==> flow/design.v <==
module alu (Output, CarryOut, zero, overflow, negative, BussA, BussB, ALUControl);
	input [31:0] BussA, BussB;
	input [1:0] ALUControl;
	output zero, overflow, negative, CarryOut;
	wire neg;
	output [31:0] Output;
	reg [31:0] Output;
	wire [31:0] CARRYOUT;
	wire[31:0] AddSubOut, XOROut;
	wire SLTOut;
	wire subtract;
	or (subtract, ALUControl[0], ALUControl[1]);
	assign CarryOut = CARRYOUT[31];
	wire muxOut;
	mux2to1 t1 (.in0(BussB[0]),.in1(~BussB[0]),.s(subtract),.out(muxOut));
	adder  f1 (.a(BussA[0]),.b(muxOut),.cin(subtract),.cout(CARRYOUT[0]),.s(AddSubOut[0]));
	genvar i;
	generate 
	for(i = 1; i < 32; i++) begin : eachAdder
			wire mOut;
			mux2to1 tm (.in0(BussB[i]),.in1(~BussB[i]),.s(subtract),.out(mOut));
			adder  fA (.a(BussA[i]),.b(mOut),.cin(CARRYOUT[i-1]),.cout(CARRYOUT[i]),.s(AddSubOut[i]));
		end
	endgenerate
	xor(overflow, CARRYOUT[31], CARRYOUT[30]);
	assign neg = AddSubOut[31];
	genvar j;
	generate
	for (j = 0; j < 32; j++) begin: eachXOR
			xor(XOROut[j], BussA[j], BussB[j]);
		end
	endgenerate
	xor (SLTOut, overflow, neg); 
	wire [3:0][31:0] outputArray;  
	assign outputArray[0] = AddSubOut;
	assign outputArray[1] = XOROut;
	assign outputArray[2] = AddSubOut;
	assign outputArray[3] = {{31{1'b0}}, SLTOut};
	mux32_4to32 m1(.in(outputArray),.s(ALUControl),.out(Output));
	assign negative = Output[31];
	genvar k;
   wire [30:0] rOut;
	or(rOut[0],Output[1],Output[0]);
	generate 
	for (k = 2; k < 32; k++) begin: eachor	
			or o1(rOut[k-1],rOut[k-2],Output[k]);
		end
	endgenerate
	not n1(zero,rOut[30]);
endmodule 
module adder(a,b,cin,cout,s);
	input a,b,cin;
	output cout,s;
	wire s1,c1,c2,c3;
	xor(s1,a,b);
	xor(s,cin,s1);
	and(c1,a,b);
	and(c2,b,cin);
	and(c3,a,cin);
	or(cout,c1,c2,c3);
endmodule 
module adder32 (Op1,Op2,Sum);
	input [29:0] Op1;
	input [29:0] Op2;
	output[29:0] Sum;	
	reg [29:0] CARRYOUT;
	adder  f1 (.a(Op1[0]),.b(Op2[0]),.cin(1'b0),.cout(CARRYOUT[0]),.s(Sum[0]));
	genvar i;
	generate 
	for(i = 1; i < 30; i++) begin : eachAdder
			wire mOut;
			adder  fA (.a(Op1[i]),.b(Op2[i]),.cin(CARRYOUT[i-1]),.cout(CARRYOUT[i]),.s(Sum[i]));
		end
	endgenerate
endmodule 
module mux2to1 (in0,in1, s,out);
	input  in0,in1;	
	input s;
	output out;
	wire [1:0] inOut;
	wire sNot;
	not (sNot, s);
	and a1 (inOut[0], in0, sNot);
	and a2 (inOut[1], in1, s);
	or o1 (out, inOut[0], inOut[1]);
endmodule
module f2oMux (in,s,out);
	input [3:0]in;
	input [1:0] s;    
	output out;
  wire aOut1, aOut2,aOut3,aOut4;
	and a1(aOut1,s[1],s[0],in[3]);
	and a2(aOut2,s[1],~s[0],in[2]);
	and a3(aOut3,~s[1],s[0],in[1]);
	and a4(aOut4,~s[1],~s[0],in[0]);
	or o1(out,aOut1,aOut2,aOut3,aOut4);
endmodule 
module s2oMux(in,s,out);
	input [15:0]in;
	input [3:0] s;
	reg [3:0] Output;	  
	output out;
	f2oMux m0 (in[3:0], s[1:0],Output[0]);
	f2oMux m1 (in[7:4], s[1:0],Output[1]);
	f2oMux m2 (in[11:8], s[1:0],Output[2]);
	f2oMux m3 (in[15:12], s[1:0],Output[3]);
	f2oMux m4 (Output, s[3:2],out);
endmodule 
module mux30_2to1(Input0, Input1, s,Out);
	input [29:0] Input0;
	input [29:0] Input1;
	input s;
	output [29:0] Out;
	genvar i;
	generate 
		for (i = 0; i<30; i++) begin: eachMux
			mux2to1 m2(.in0(Input0[i]),.in1(Input1[i]),.s(s),.out(Out[i]));
		end
	endgenerate 
endmodule
module mux32_2to1(Input0, Input1, s,Out);
	input [31:0] Input0;
	input [31:0] Input1;
	input s;
	output [31:0] Out;
	genvar i;
	generate 
		for (i = 0; i<32; i++) begin: eachMux
			mux2to1 m2(.in0(Input0[i]),.in1(Input1[i]),.s(s),.out(Out[i]));
		end
	endgenerate 
endmodule
module t2oMux (in,s,out);
	input [31:0] in;
	input [4:0] s;
	reg [1:0] Output;
	output out;
	s2oMux s0(in[15:0],s[3:0],Output[0]);
	s2oMux s1(in[31:16],s[3:0],Output[1]);
	reg aOut1,aOut2;
	and(aOut1,Output[1],s[4]);
	and(aOut2,Output[0],~s[4]);
	or o1(out,aOut1,aOut2);
endmodule 
module mux32_4to32(in,s,out);
	input reg[3:0][31:0]in;
	output [31:0]out;
	input [1:0] s;  
	wire  [31:0][3:0] tempArr;  
	genvar row, colm;
	generate
		for(row = 0; row < 4; row++) begin : eachR
			for(colm = 0; colm < 32; colm++) begin : eachS
				buf R(tempArr[colm][row], in[row][colm]);
			end
		end
	endgenerate
	genvar i;
	generate
		for(i = 0; i < 32; i++) begin : eachM
			f2oMux t0 (tempArr[i],s,out[i]);
		end
	endgenerate
endmodule 
module t2t2tot2Mux(arr,s,out);
	input reg[31:0][31:0]arr;
	output [31:0]out;
	input [4:0] s;  
	wire  [31:0][31:0] tempArr;  
	genvar row, colm;
	generate
		for(row = 0; row < 32; row++) begin : eachR
			for(colm = 0; colm < 32; colm++) begin : eachS
				buf R(tempArr[colm][row], arr[row][colm]);
			end
		end
	endgenerate
	genvar i;
	generate
		for(i = 0; i < 32; i++) begin : eachM
			t2oMux t0 (tempArr[i],s,out[i]);
		end
	endgenerate
endmodule 
module PipelineRegister (in, out, clk, reset);
	output reg [31:0] out;
	input [31:0] in;
	input reset, clk;
	always @(posedge clk)
	if (reset)
		out <= 32'b0;
	else
		out <= in;
endmodule
module PipelineImm (in, out, clk, reset);
	output reg [15:0] out;
	input [15:0] in;
	input reset, clk;
	always @(posedge clk)
	if (reset)
		out <= 16'b0;
	else
		out <= in;
endmodule
module PipelineExecute (in, out, clk, reset);
	output reg [9:0] out;
	input [9:0] in;
	input reset, clk;
	always @(posedge clk)
	if (reset)
		out <= 10'b0;
	else
		out <= in;
endmodule
module PipelineMemory (in, out, clk, reset);
	output reg [7:0] out;
	input [7:0] in;
	input reset, clk;
	always @(posedge clk)
	if (reset)
		out <= 8'b0;
	else
		out <= in;
endmodule
module PipelineWrite (in, out, clk, reset);
	output reg [5:0] out;
	input [5:0] in;
	input reset, clk;
	always @(posedge clk)
	if (reset)
		out <= 6'b0;
	else
		out <= in;
endmodule
module PipelineRegControls (in, out, clk, reset);
	output reg [19:0] out;
	input [19:0] in;
	input reset, clk;
	always @(posedge clk)
	if (reset)
		out <= 20'b0;
	else
		out <= in;
endmodule
module PipelineControls (in, out, clk, reset);
	output reg [10:0] out;
	input [10:0] in;
	input reset, clk;
	always @(posedge clk)
	if (reset)
		out <= 11'b0;
	else
		out <= in;
endmodule
module regfile (ReadData1, ReadData2, WriteData, ReadRegister1, ReadRegister2, WriteRegister, RegWrite, clk);
	input [4:0] ReadRegister1, ReadRegister2, WriteRegister;
	input RegWrite, clk;
	input [31:0] WriteData;
	output [31:0] ReadData1, ReadData2;	
	wire reset = 0;
	wire [31:0] SelectRegister;
	wire [31:0][31:0] routReg;
	wire [31:0] rawData1, rawData2;
	decoder5to32 d1(.in(WriteRegister), .out(SelectRegister), .enable(RegWrite));
	assign routReg[0] = 32'b0;
	genvar i;
	generate 
		for (i = 1;i <32;i++) begin: eachReg32
			reg32 register(.in(WriteData),.out(routReg[i]),.decoderOut(SelectRegister[i]),.reset(reset), .clk(clk));
		end
	endgenerate
   t2t2tot2Mux mux1(.arr(routReg),.s(ReadRegister1),.out(rawData1));
	t2t2tot2Mux mux2(.arr(routReg),.s(ReadRegister2),.out(rawData2));
	assign ReadData1 = (RegWrite && WriteRegister == ReadRegister1 && ReadRegister1 != 5'b00000) ? WriteData : rawData1;
	assign ReadData2 = (RegWrite && WriteRegister == ReadRegister2 && ReadRegister2 != 5'b00000) ? WriteData : rawData2;
endmodule
module reg32 (in, out, decoderOut,reset, clk);
	input reset,clk;
	input decoderOut;   
	input [31:0] in;  
	output reg [31:0] out;
	reg [31:0] d;
	genvar i;
	generate 
		for (i = 0;i <32;i++) begin: eachDff
			mux2to1 m1 (.in0(out[i]), .in1(in[i]),.s(decoderOut),.out(d[i]));
			D_FF dFF(.q(out[i]), .d(d[i]),.reset(reset), .clk(clk));
		end
	endgenerate
endmodule
 module D_FF (q, d, reset, clk);
	output reg q;
	input d, reset, clk;
	always @(posedge clk)
	if (reset)
		q <= 0;  
	else
		q <= d;  
endmodule
module decoder2to4 (in, out, enable);
	input [1:0] in;
	input enable;
	output [3:0]out;
	wire [1:0] notOut;
	not n1(notOut[1], in[1]);
	not n2(notOut[0], in[0]);
	and a0(out[0], enable, notOut[0], notOut[1]);
	and a1(out[1], enable, in[0], notOut[1]);
	and a2(out[2], enable, notOut[0], in[1]);
	and a3(out[3], enable, in[0], in[1]);
endmodule
module decoder3to8 (in,out,enable);
	input [2:0] in;
	input enable;
	output [7:0]out;
	wire [2:0] notOut;
	not n1(notOut[2], in[2]);
	not n2(notOut[1], in[1]);
	not n3(notOut[0], in[0]);
	and a0(out[0], enable, notOut[0], notOut[1], notOut[2]);
	and a1(out[1], enable, in[0], notOut[1],notOut[2]);
	and a2(out[2], enable, notOut[0], in[1],notOut[2]);
	and a3(out[3], enable, in[0], in[1], notOut[2]);
	and a4(out[4], enable, notOut[0],notOut[1],in[2]);
	and a5(out[5], enable, in[0],notOut[1],in[2]);
	and a6(out[6], enable, notOut[0], in[1], in[2]);
	and a7(out[7], enable, in[0], in[1], in[2]);
endmodule
module decoder5to32 (in, out, enable);
	input [4:0] in;
	input enable;
	output [31:0] out;
	wire [3:0] enableOut;
	decoder3to8 d1 (in[2:0], out[7:0], enableOut[0]);
	decoder3to8 d2 (in[2:0], out[15:8], enableOut[1]);
	decoder3to8 d3 (in[2:0], out[23:16], enableOut[2]);
	decoder3to8 d4 (in[2:0], out[31:24], enableOut[3]);
	decoder2to4 d5 (in[4:3], enableOut, enable);
endmodule
module Control (Instr, RegDst, WriteRegister, ALUSrc, MemToReg, RegWr, MemWr, Branch, 
						Jump, JR, ALUCntrl, ZeroExt, Rs, Rt, Rd, xRs, xRt, Imm16, TargetInstr);
	input [31:0] Instr;
	reg [5:0] Funct;
	reg [5:0] Opcode;
	output reg RegDst, ALUSrc, MemToReg, RegWr, MemWr, Branch, JR, ZeroExt, xRs, xRt;
	output reg Jump;
	output reg [1:0] ALUCntrl;
	output reg [4:0] Rs, Rt, Rd, WriteRegister;
	output reg [15:0] Imm16;
	output reg [25:0] TargetInstr;
	assign Rs = Instr[25:21];	
	assign Rt = Instr[20:16];
	assign Rd = Instr[15:11];
	assign Imm16 = Instr[15:0];
	assign TargetInstr = Instr[25:0];
	always @(*) begin
		Funct = Instr[5:0];
		Opcode = Instr[31:26];
		RegDst = 0;
		WriteRegister = 5'b00000;
		ALUSrc = 0;
		MemToReg = 0;
		RegWr = 0;
		MemWr = 0;
		Branch = 0;
		Jump = 0;
		ALUCntrl = 2'b00;
		JR = 0;
		ZeroExt = 0;
		xRs = 0;
		xRt = 0;
		if (Opcode == 6'b000000) begin
			case (Funct)
				6'b100000  : begin 
								 RegDst = 1;
								 WriteRegister = Rd; 
								 RegWr = 1; 
								 ALUCntrl = 2'b00;
							 end  
				6'b100010  : begin 
								 RegDst = 1; 
								 WriteRegister = Rd;
								 RegWr = 1;
								 ALUCntrl = 2'b10;
							 end  
				6'b001000  : begin
								 Jump = 1; 
								 JR = 1; 
								 xRt = 1; 
							 end  
				6'b101010  : begin 
								 RegDst = 1; 
								 WriteRegister = Rd;
								 RegWr = 1; 
								 ALUCntrl = 2'b11;
							 end  
				default;
			endcase
		end
		case (Opcode)
			6'b100011  : begin
							 WriteRegister = Rt;
							 ALUSrc = 1; 
							 MemToReg = 1; 
							 RegWr = 1; 
							 ALUCntrl = 2'b00;
							 xRt = 1; 
						 end  
			6'b101011  : begin 
							 ALUSrc = 1; 
							 MemWr = 1; 
							 ALUCntrl = 2'b00;
						 end  
			6'b000101  : begin 
							 Branch = 1; 
							 ALUCntrl = 2'b10;
						 end  
			6'b001110  : begin 
							 WriteRegister = Rt;
							 ALUSrc = 1; 
							 RegWr = 1; 
							 ALUCntrl = 2'b01;
							 ZeroExt = 1; 
							 xRt = 1;
						 end  
			6'b000010  : begin 
							 Jump = 1; 
							 JR = 0; 
							 xRs = 1;
							 xRt = 1; 
						 end  
			default;
		endcase
	end
endmodule
module Forward (Rs, Rt, xRs, xRt, PortA, PortB, DataA, DataB, ALUData, MemData, ForwardA, ForwardB);
	input xRs, xRt;
	input [4:0] Rs, Rt, PortA, PortB;
	input [31:0] DataA, DataB, ALUData, MemData;
	output reg [31:0] ForwardA, ForwardB;
	always @(*) begin
		if (Rs == 5'b00000)
			ForwardA = DataA;
		else if (Rs == PortA && !xRs)
			ForwardA = ALUData;
		else if (Rs == PortB && !xRs)
			ForwardA = MemData;
		else 
			ForwardA = DataA;
	end
	always @(*) begin
		if (Rt == 5'b00000)
			ForwardB = DataB;
		else if (Rt == PortA && !xRt)
			ForwardB = ALUData;
		else if (Rt == PortB && !xRt)
			ForwardB = MemData;
		else 
			ForwardB = DataB;
	end
endmodule
module AcceleratedBranch (DataA, DataB, Zero);
	input [31:0] DataA, DataB;
	output reg Zero;
	wire [31:0] Equivalency;
	wire [7:0] Equiv;
	wire [1:0] ZeroTest;
	assign Equivalency = DataA ^ DataB;
	always @(*) begin
		case(Equivalency)
			32'b0 : Zero = 1;
			default : Zero = 0;
		endcase
	end
endmodule
module CheckBranch (Opcode, AccBranch);
	input [5:0] Opcode;
	output AccBranch;
	wire [5:0] Branch;
	assign Branch = 6'b000101;
	wire [5:0] Cmp;
	genvar i;
	generate
		for (i = 0; i < 6; i++) begin : eachXor
			xor each_xor(Cmp[i], Opcode[i], Branch[i]);
		end
	endgenerate
	nor n(AccBranch, Cmp[0], Cmp[1], Cmp[2], Cmp[3], Cmp[4], Cmp[5]);
endmodule
module FetchUnit(Branch, Zero, Jump, JR, TargetInstr, Regrs, Imm16, Instr, Address, InstrIn, clk, reset);
	input Branch,Zero,JR, Jump, clk,reset;
	input [15:0] Imm16;
	input [25:0] TargetInstr;
	input [31:0] Regrs;
	output [31:0] Instr;	
	output [31:0] Address;
	input [31:0] InstrIn;
	wire [29:0] PC;
	wire [29:0] temp_PC;
	wire [29:0] Jumpaddress; 
	wire bez;
	and a1(bez, Branch, ~Zero);
	wire [29:0] immExtened; 
	wire [29:0] pcNew;
	assign Address[1:0] = 2'b0;
	mux30_2to1 mBez(.Input0({29'b0,1'b1}),.Input1({{14{Imm16[15]}},Imm16[15:0]}),
						 .s(bez),.Out(immExtened));
	adder32 ad1(.Op1(PC),.Op2(immExtened),.Sum(pcNew));
	mux30_2to1 mBJr(.Input0({PC[29:26], TargetInstr[25:0]}),
	                .Input1(Regrs[31:2]),.s(JR),.Out(Jumpaddress));
	mux30_2to1 mJump(.Input0(pcNew),.Input1(Jumpaddress),
						  .s(Jump),.Out(temp_PC));
   genvar i;
	generate
		for ( i = 0; i<30;i++) begin: eachDFF
			D_FF d(.q(PC[i]),.d(temp_PC[i]),.reset(reset),.clk(clk));
		end
	endgenerate
	assign Address [31:2] = PC[29:0]; 
	assign Instr = InstrIn;
endmodule 
module MIPS(clk, reset, imem_addr, imem_data, dmem_addr, dmem_wdata, dmem_we, dmem_rdata);
	input clk, reset;
	output [31:0] imem_addr;
	input [31:0] imem_data;
	output [31:0] dmem_addr, dmem_wdata;
	output dmem_we;
	input [31:0] dmem_rdata;
	wire [31:0] Instr;
	wire RegDst, ALUSrc, MemToReg, RegWr, MemWr, Branch, Jump, JR, ZeroExt, xRt, xRs, AccZero, AccBranch;
	wire [1:0] ALUCntrl;
	wire [4:0] Rs, Rt, Rd, WriteRegister;
	wire [31:0] WriteData;
	wire [31:0] ReadData1, ReadData2;
	wire [31:0] BussB;
	wire zero, overflow, CarryOut, negative;
	wire [15:0] Imm16;
	wire [31:0] Extended;
	wire [25:0] TargetInstr;
	wire [31:0] ForwardA, ForwardB;
	wire [31:0] p_Instr;
	wire [15:0] p_Imm16;
	wire p_AccBranch;
	wire ex_MemToReg, ex_RegWr, ex_MemWr;
	wire [1:0] ex_ALUCntrl;
	wire [4:0] ex_WriteRegister;
	wire [15:0] ex_Imm16;
	wire [31:0] ex_ReadData1, ex_ReadData2, ex_BussB;
	wire [31:0] ex_ALUOut;	
	wire mem_MemToReg, mem_RegWr, mem_MemWr;
	wire [4:0] mem_WriteRegister;
	wire [31:0] mem_ReadData2;
	wire [31:0] mem_ALUOut, mem_MemOut;
	wire wr_RegWr;
	wire [4:0] wr_WriteRegister;
	wire [31:0] wr_WriteData;
	FetchUnit Fetch1(.Branch(p_AccBranch), .Zero(AccZero), .Jump(Jump), .JR(JR), .TargetInstr(TargetInstr), 
						  .Regrs(ForwardA), .Imm16(p_Imm16), .Instr, .Address(imem_addr), .InstrIn(imem_data), .clk, .reset);
	CheckBranch CheckAccBranch(.Opcode(Instr[31:26]), .AccBranch);
   PipelineRegister InstrReg (.in(Instr), .out(p_Instr), .clk, .reset);
   PipelineImm Imm16Reg (.in(Instr[15:0]), .out(p_Imm16), .clk, .reset);
	D_FF BranchReg (.q(p_AccBranch), .d(AccBranch),.reset, .clk);
	regfile reg1(.ReadData1, .ReadData2, .WriteData(wr_WriteData), 
			  .ReadRegister1(Rs), .ReadRegister2(Rt), .WriteRegister(wr_WriteRegister),
			  .RegWrite(wr_RegWr), .clk(clk));
	Control cntrl (.Instr(p_Instr), .RegDst, .WriteRegister, .ALUSrc, .MemToReg, .RegWr, .MemWr, .Branch, 
						.Jump, .JR, .ALUCntrl, .ZeroExt, .Rs, .Rt, .Rd, .xRs, .xRt, .Imm16, .TargetInstr);
	Extend Ext1(.Imm16, .Extended, .Ext(ZeroExt));
	mux32_2to1 alusrc(.Input0(ForwardB),.Input1(Extended),.s(ALUSrc),.Out(BussB));
	Forward forCntrl (.Rs, .Rt, .xRs, .xRt, .PortA(ex_WriteRegister), .PortB(mem_WriteRegister), .DataA(ReadData1), 
							.DataB(ReadData2), .ALUData(ex_ALUOut), .MemData(WriteData), .ForwardA, .ForwardB);
	AcceleratedBranch BranchZero (.DataA(ForwardA), .DataB(ForwardB), .Zero(AccZero));
	PipelineRegister ReadReg1 (.in(ForwardA), .out(ex_ReadData1), .clk, .reset);
	PipelineRegister ReadReg2 (.in(ForwardB), .out(ex_ReadData2), .clk, .reset);
	PipelineRegister ALUBBussB (.in(BussB), .out(ex_BussB), .clk, .reset);
	PipelineExecute PipeExe (.in({MemToReg, RegWr, MemWr, ALUCntrl, WriteRegister}),
										 .out({ex_MemToReg, ex_RegWr, ex_MemWr, ex_ALUCntrl,
												ex_WriteRegister}), .clk, .reset);
	alu alu1(.Output(ex_ALUOut), .CarryOut, .zero, .overflow,
		 .negative, .BussA(ex_ReadData1), .BussB(ex_BussB), .ALUControl(ex_ALUCntrl));
	PipelineRegister ExeALUOut (.in(ex_ALUOut), .out(mem_ALUOut), .clk, .reset);
	PipelineRegister ExeDataB (.in(ex_ReadData2), .out(mem_ReadData2), .clk, .reset);
	PipelineMemory PipeMem (.in({ex_MemToReg, ex_RegWr, ex_MemWr, ex_WriteRegister}),
									.out({mem_MemToReg, mem_RegWr, mem_MemWr, mem_WriteRegister}), .clk, .reset);
   assign dmem_addr = mem_ALUOut;
   assign dmem_wdata = mem_ReadData2;
   assign dmem_we = mem_MemWr;
   assign mem_MemOut = dmem_rdata;
	mux32_2to1 mem2reg(.Input0(mem_ALUOut),.Input1(mem_MemOut), .s(mem_MemToReg),.Out(WriteData));
	PipelineRegister WriteReg (.in(WriteData), .out(wr_WriteData), .clk, .reset);
	PipelineWrite PipeWr (.in({mem_RegWr, mem_WriteRegister}), 
								 .out({wr_RegWr, wr_WriteRegister}), .clk, .reset);
endmodule
module Extend (Imm16, Extended, Ext);
	input [15:0] Imm16;
	input Ext;
	output reg [31:0] Extended;
	reg [31:0] SE, ZE;
	assign SE[31:0] = {{16{Imm16[15]}},Imm16[15:0]};
	assign ZE[31:0] = {16'b0,Imm16[15:0]};
	always @(*) begin
		case (Ext)
			0 : Extended = SE;
		   1 : Extended = ZE;
			default;
		endcase
	end
endmodule
# Reports on MIPS
# The steps from the RTL of MIPS to its reports follow in flow order.
# Lines are those of the file above, counted from 1.
# Library cell names are shortened.
# A cell with n/a has no value.
[setup] design="MIPS" clk_port="clk" cell_library="sky130hd" corner="tt_025C_1v80"

# After elaboration
# Yosys after proc, flatten, opt, wreduce and memory -nomap, before mapping. Enables and synchronous resets that opt folds into registers are not counted as muxes. Memory bits, and registers merged into a memory's read port (data or address), are not among the register bits. Print and check cells are not counted. Equal cells are merged and count once.
[word_totals] ff_bits=1287 output_inout_bits=97 wordCells=9904 in_bits=66
[classes] reduce_and_logical=21 equal=15 mux=29 bitwise=8805
[op_table] cell="AND 1 bit" n=5296
[op_table] cell="OR 1 bit" n=3260
[op_table] cell="two-way mux 32 bit" n=8
[op_table] cell="XOR 1 bit" n=157
[op_table] cell="inverter 1 bit" n=91
[op_table] cell="parallel mux 32 bit (select 2 bit)" n=1
[op_table] cell="XOR 32 bit" n=1
[op_table] cell="zero test 32 bit" n=1
[op_table] cell="== test 5 bit" n=6
[op_table] cell="== test 6 bit (second input constant)" n=5
[op_table] cell="two-way mux 5 bit" n=3
[op_table] cell="two-way mux 1 bit" n=14
[op_table] cell="== test 6 x 4 -> 1 bit (second input constant)" n=2
[op_table] cell="zero test 5 bit" n=2
[op_table] cell="nonzero test 5 bit" n=2
[op_table] cell="OR reduction 3 bit" n=3
[op_table] cell="logical AND 1 bit" n=8
[op_table] cell="== test 6 x 2 -> 1 bit (second input constant)" n=1
[op_table] cell="== test 6 x 3 -> 1 bit (second input constant)" n=1
[op_table] cell="zero test 6 bit" n=1
[op_table] cell="parallel mux 2 bit (select 3 bit)" n=1
[op_table] cell="OR reduction 2 bit" n=2
[op_table] cell="parallel mux 2 bit (select 2 bit)" n=1
[op_table] cell="zero test 1 bit" n=2
[op_table] cell="two-way mux 2 bit" n=1

# Depth
# Longest topological path by Yosys (ltp), each cell counted once; first at word level (registers and memories cut), then after technology mapping (sequential cells cut; the memories' decode and read muxes count).
[depth] ltp_word=203 abc_area=0 ltp_mapped=85 mapped_depth_nobuf=81

# After synthesis
# Source: synth_stat.txt of the flow (Yosys; design flattened, memories mapped). It holds for the ABC_AREA given above (unset counts as 0); a run with the other value may have another netlist.
# Totals and module areas in this step are rounded.
[by_type] cell="edfxtp_1" n=992 area_total_um2=2.98E+04
[by_type] cell="mux4_2" n=371 area_total_um2=8.36E+03
[by_type] cell="dfxtp_1" n=279 area_total_um2=5.59E+03
[by_type] cell="mux2i_1" n=255 area_total_um2=2.55E+03
[by_type] cell="fa_1" n=58 area_total_um2=1.16E+03
[by_type] cell="nor2_1" n=307 area_total_um2=1.15E+03
[by_type] cell="mux2_2" n=81 area_total_um2=912.125
[by_type] cell="buf_4" n=121 area_total_um2=908.371
[by_type] cell="nor2b_1" n=120 area_total_um2=750.72
[by_type] cell="a221oi_1" n=77 area_total_um2=674.397
[by_type] cell="nand2_1" n=176 area_total_um2=660.634
[by_type] cell="a22oi_1" n=82 area_total_um2=615.59
[by_type] cell="xnor2_1" n=70 area_total_um2=613.088
[by_type] cell="a21oi_1" n=113 area_total_um2=565.542
[by_type] cell="o22ai_1" n=81 area_total_um2=506.736
[by_type] cell="xor2_1" n=53 area_total_um2=464.195
[by_type] cell="clkbuf_1" n=123 area_total_um2=461.693
[by_type] cell="o21ai_0" n=73 area_total_um2=365.35
# Not listed: further types 71, cells in them 581.
[mapped] seq_area_um2=35400 buffers=356 yosys_area_um2=60100 stdcells=4013 ff_cells=1271
# The figures by module come from a second, unflattened synthesis with its own total; it is not the netlist above.
[hier_totals] cells_unflattened=5192 hier_area_um2=82200
# Rows give one instance, submodules left out.
[by_module] mod="D_FF" seq_area_um2=20.0 mod_area_um2=33.8 cells=2 n_inst=1023
[by_module] mod="mux2to1" seq_area_um2=0.0 mod_area_um2=15.0 cells=1 n_inst=1178
[by_module] mod="f2oMux" seq_area_um2=0.0 mod_area_um2=22.5 cells=1 n_inst=672
[by_module] mod="PipelineRegister" seq_area_um2=641 mod_area_um2=863 cells=67 n_inst=7
[by_module] mod="Forward" seq_area_um2=0.0 mod_area_um2=1810 cells=194 n_inst=1
[by_module] mod="adder" seq_area_um2=0.0 mod_area_um2=20.0 cells=1 n_inst=62
[by_module] mod="regfile" seq_area_um2=0.0 mod_area_um2=1140 cells=91 n_inst=1
[by_module] mod="t2oMux" seq_area_um2=0.0 mod_area_um2=15.0 cells=1 n_inst=64
[by_module] mod="Control" seq_area_um2=0.0 mod_area_um2=749 cells=104 n_inst=1
[by_module] mod="alu" seq_area_um2=0.0 mod_area_um2=508 cells=80 n_inst=1
[by_module] mod="PipelineImm" seq_area_um2=320 mod_area_um2=464 cells=33 n_inst=1
[by_module] mod="decoder3to8" seq_area_um2=0.0 mod_area_um2=96.3 cells=8 n_inst=4
[by_module] mod="AcceleratedBranch" seq_area_um2=0.0 mod_area_um2=347 cells=43 n_inst=1
[by_module] mod="FetchUnit" seq_area_um2=0.0 mod_area_um2=277 cells=37 n_inst=1
# Modules not listed: 15.

# Path before layout
# OpenSTA on the mapped netlist: ideal clock, no wires. The path of least setup slack (recovery checks aside). Input and output delay are each 20% of the period. Register names are those of the netlist, which keeps one name where synthesis merged equal registers.
[synth_timing] path_kind="flip-flop to flip-flop" from="register PipeExe.out[5]" to="register (no name shown)" required_ps=23867 setup_ps=133 launch_ps=0 driving_pins=82 delay_ps=25749 path_buffers=4 tclk_ps=24000 path_slack_ps=-1749 arrival_ps=25616 period_less_setup_slack_ps=25749
# "delay_ps" = arrival - input delay + setup time.
# "driving_pins": output pins that drive a net of the path, with the launching flip-flop's if there is one; two outputs of one cell count as two.
# "period_less_setup_slack_ps" = period - worst setup slack (recovery checks aside). The figure is calculated, with input and output delays left at 20% of the set period.
[synth_via] path_cell_list="dfxtp_1 clkbuf_1 clkbuf_1 clkbuf_1 nor2_1 buf_1 xor2_1 fa_1 fa_1 inv_1 fa_1 fa_1 fa_1 fa_1 fa_1 fa_1 fa_1 fa_1 [... 46 more ...] inv_1 fa_1 fa_1 fa_1 fa_1 fa_1 fa_1 fa_1 fa_1 fa_1 fa_1 fa_1 fa_1 fa_1 fa_1 xnor2_1 a2111oi_0 nor3b_1"
[synth_rtl] item="start: declaration" line_no=206 source="output reg [9:0] out;"
[synth_rtl] item="start: assignment" line_no=211 source="out <= 10'b0;"
[synth_rtl] item="start: assignment" line_no=213 source="out <= in;"
# No chain of elaborated cells between the ends is given.

# Worst path after layout
# Path of least setup slack in the final report of flow run A (OpenROAD, finished layout, wires in). Where an end is a register, its clock arrival counts in the times.
# The path's times are printed in steps of 10 ps; the period is the one set.
[layout_timing] path_kind="flip-flop to flip-flop" from="register PipeExe.out[6]" to="register (no name shown)" driving_pins=82 path_buffers=2 launch_ps=810 arrival_ps=24020 tclk_ps=24000 path_slack_ps=670 required_ps=24690 setup_ps=120
[layout_via] path_cell_list="dfxtp_4 o31ai_4 buf_4 fa_2 fa_2 inv_2 fa_2 fa_2 fa_2 fa_2 fa_2 fa_2 fa_2 fa_2 fa_2 fa_2 fa_2 fa_2 [... 46 more ...] fa_2 fa_2 fa_2 fa_2 fa_2 fa_2 fa_2 fa_2 fa_2 fa_2 fa_2 fa_2 o21ai_1 nor2_1 a21oi_1 nor2_1 o21ai_1 nor3b_1"
[layout_rtl] item="start: declaration" line_no=206 source="output reg [9:0] out;"
[layout_rtl] item="start: assignment" line_no=211 source="out <= 10'b0;"
[layout_rtl] item="start: assignment" line_no=213 source="out <= in;"
# No chain of elaborated cells between the ends is given.

Data sheet: physical implementation of MIPS

Top module MIPS; platform sky130hd; tools Yosys and OpenROAD; 3 stored runs in no particular order. Input and output delays are each 20% of the period that was set; the output load is 0.01 pF.
"worst_setup_path_time_ps" is the time allowed to the run's worst setup path (the clock period less input and output delay, where it has them) less its slack. Clock arrival times count: a late capture clock shortens it, a late launch clock lengthens it.
"worst_setup_path_time_ps" is given in steps of 10 ps.
Results are given in rounded form.

[flow] flow run A: files
==> flow/run.sh <==
#!/bin/bash
# the make line also repeats the synthesis and layout settings of config.mk as NAME=value (left out here)
make -C /OpenROAD-flow-scripts/flow DESIGN_CONFIG=/design/flow/config.mk WORK_HOME=/design/flow/orfs CLKGATE_MAP_FILE= finish
==> flow/config.mk <==
export PLATFORM = sky130hd
export DESIGN_NAME = MIPS
export DESIGN_NICKNAME = MIPS
export VERILOG_FILES = /design/flow/design.v
export SDC_FILE = /design/flow/constraint.sdc
export NUM_CORES = 4
export LEC_CHECK = 0
export CAP_MARGIN = 0
export CELL_PAD_IN_SITES_GLOBAL_PLACEMENT = 1
export CORE_MARGIN = 2
export CORE_UTILIZATION = 32
export CTS_CLUSTER_SIZE = 37
export MIN_ROUTING_LAYER = met2
export SETUP_SLACK_MARGIN = 2.77
export SLEW_MARGIN = 20
==> flow/constraint.sdc <==
create_clock -name core_clock -period 24.0 [get_ports {clk}]
set_input_delay 4.8000 -clock core_clock [delete_from_list [all_inputs] [get_ports {clk}]]
set_output_delay 4.8000 -clock core_clock [all_outputs]
set_load 0.01 [all_outputs]

[flow] flow run A: metrics
[metrics] synthesis_area_um2 = 60100
[metrics] dieArea_um2 = 191000
[metrics] post_route_util_pct = 37.5
[metrics] worst_setup_slack_ps = 671
[metrics] tns_ps = 0
[metrics] worst_setup_path_time_ps = 23330
[metrics] critical_path_type = flip-flop to flip-flop

[flow] flow run B: files
==> flow/run.sh <==
#!/bin/bash
# the make line also repeats the synthesis and layout settings of config.mk as NAME=value (left out here)
make -C /OpenROAD-flow-scripts/flow DESIGN_CONFIG=/design/flow/config.mk WORK_HOME=/design/flow/orfs CLKGATE_MAP_FILE= finish
==> flow/config.mk <==
export PLATFORM = sky130hd
export DESIGN_NAME = MIPS
export DESIGN_NICKNAME = MIPS
export VERILOG_FILES = /design/flow/design.v
export SDC_FILE = /design/flow/constraint.sdc
export NUM_CORES = 4
export LEC_CHECK = 0
export CAP_MARGIN = 20
export CORE_MARGIN = 2
export CORE_UTILIZATION = 40
export SLEW_MARGIN = 20
==> flow/constraint.sdc <==
create_clock -name core_clock -period 24.0 [get_ports {clk}]
set_input_delay 4.8000 -clock core_clock [delete_from_list [all_inputs] [get_ports {clk}]]
set_output_delay 4.8000 -clock core_clock [all_outputs]
set_load 0.01 [all_outputs]

[flow] flow run B: metrics
[metrics] synthesis_area_um2 = 60100
[metrics] dieArea_um2 = 153000
[metrics] post_route_util_pct = 45.9
[metrics] worst_setup_slack_ps = 510
[metrics] tns_ps = 0
[metrics] worst_setup_path_time_ps = 23490
[metrics] critical_path_type = flip-flop to flip-flop

[flow] flow run C: files
==> flow/run.sh <==
#!/bin/bash
# the make line also repeats the synthesis and layout settings of config.mk as NAME=value (left out here)
make -C /OpenROAD-flow-scripts/flow DESIGN_CONFIG=/design/flow/config.mk WORK_HOME=/design/flow/orfs CLKGATE_MAP_FILE= finish
==> flow/config.mk <==
export PLATFORM = sky130hd
export DESIGN_NAME = MIPS
export DESIGN_NICKNAME = MIPS
export VERILOG_FILES = /design/flow/design.v
export SDC_FILE = /design/flow/constraint.sdc
export NUM_CORES = 4
export LEC_CHECK = 0
export ABC_AREA = 1
export CAP_MARGIN = 25
export CELL_PAD_IN_SITES_GLOBAL_PLACEMENT = 0
export CORE_MARGIN = 2
export CORE_UTILIZATION = 45
export CTS_CLUSTER_SIZE = 35
export GPL_TIMING_DRIVEN = 1
export PLACE_DENSITY_LB_ADDON = 0.05
export SETUP_SLACK_MARGIN = -0.48
export SLEW_MARGIN = 35
==> flow/constraint.sdc <==
create_clock -name core_clock -period 34.2 [get_ports {clk}]
set_input_delay 6.8400 -clock core_clock [delete_from_list [all_inputs] [get_ports {clk}]]
set_output_delay 6.8400 -clock core_clock [all_outputs]
set_load 0.01 [all_outputs]

[flow] flow run C: metrics
[metrics] synthesis_area_um2 = 64000
[metrics] dieArea_um2 = 145000
[metrics] post_route_util_pct = 51.0
[metrics] worst_setup_slack_ps = 7250
[metrics] tns_ps = 0
[metrics] worst_setup_path_time_ps = 26950
[metrics] critical_path_type = flip-flop to flip-flop
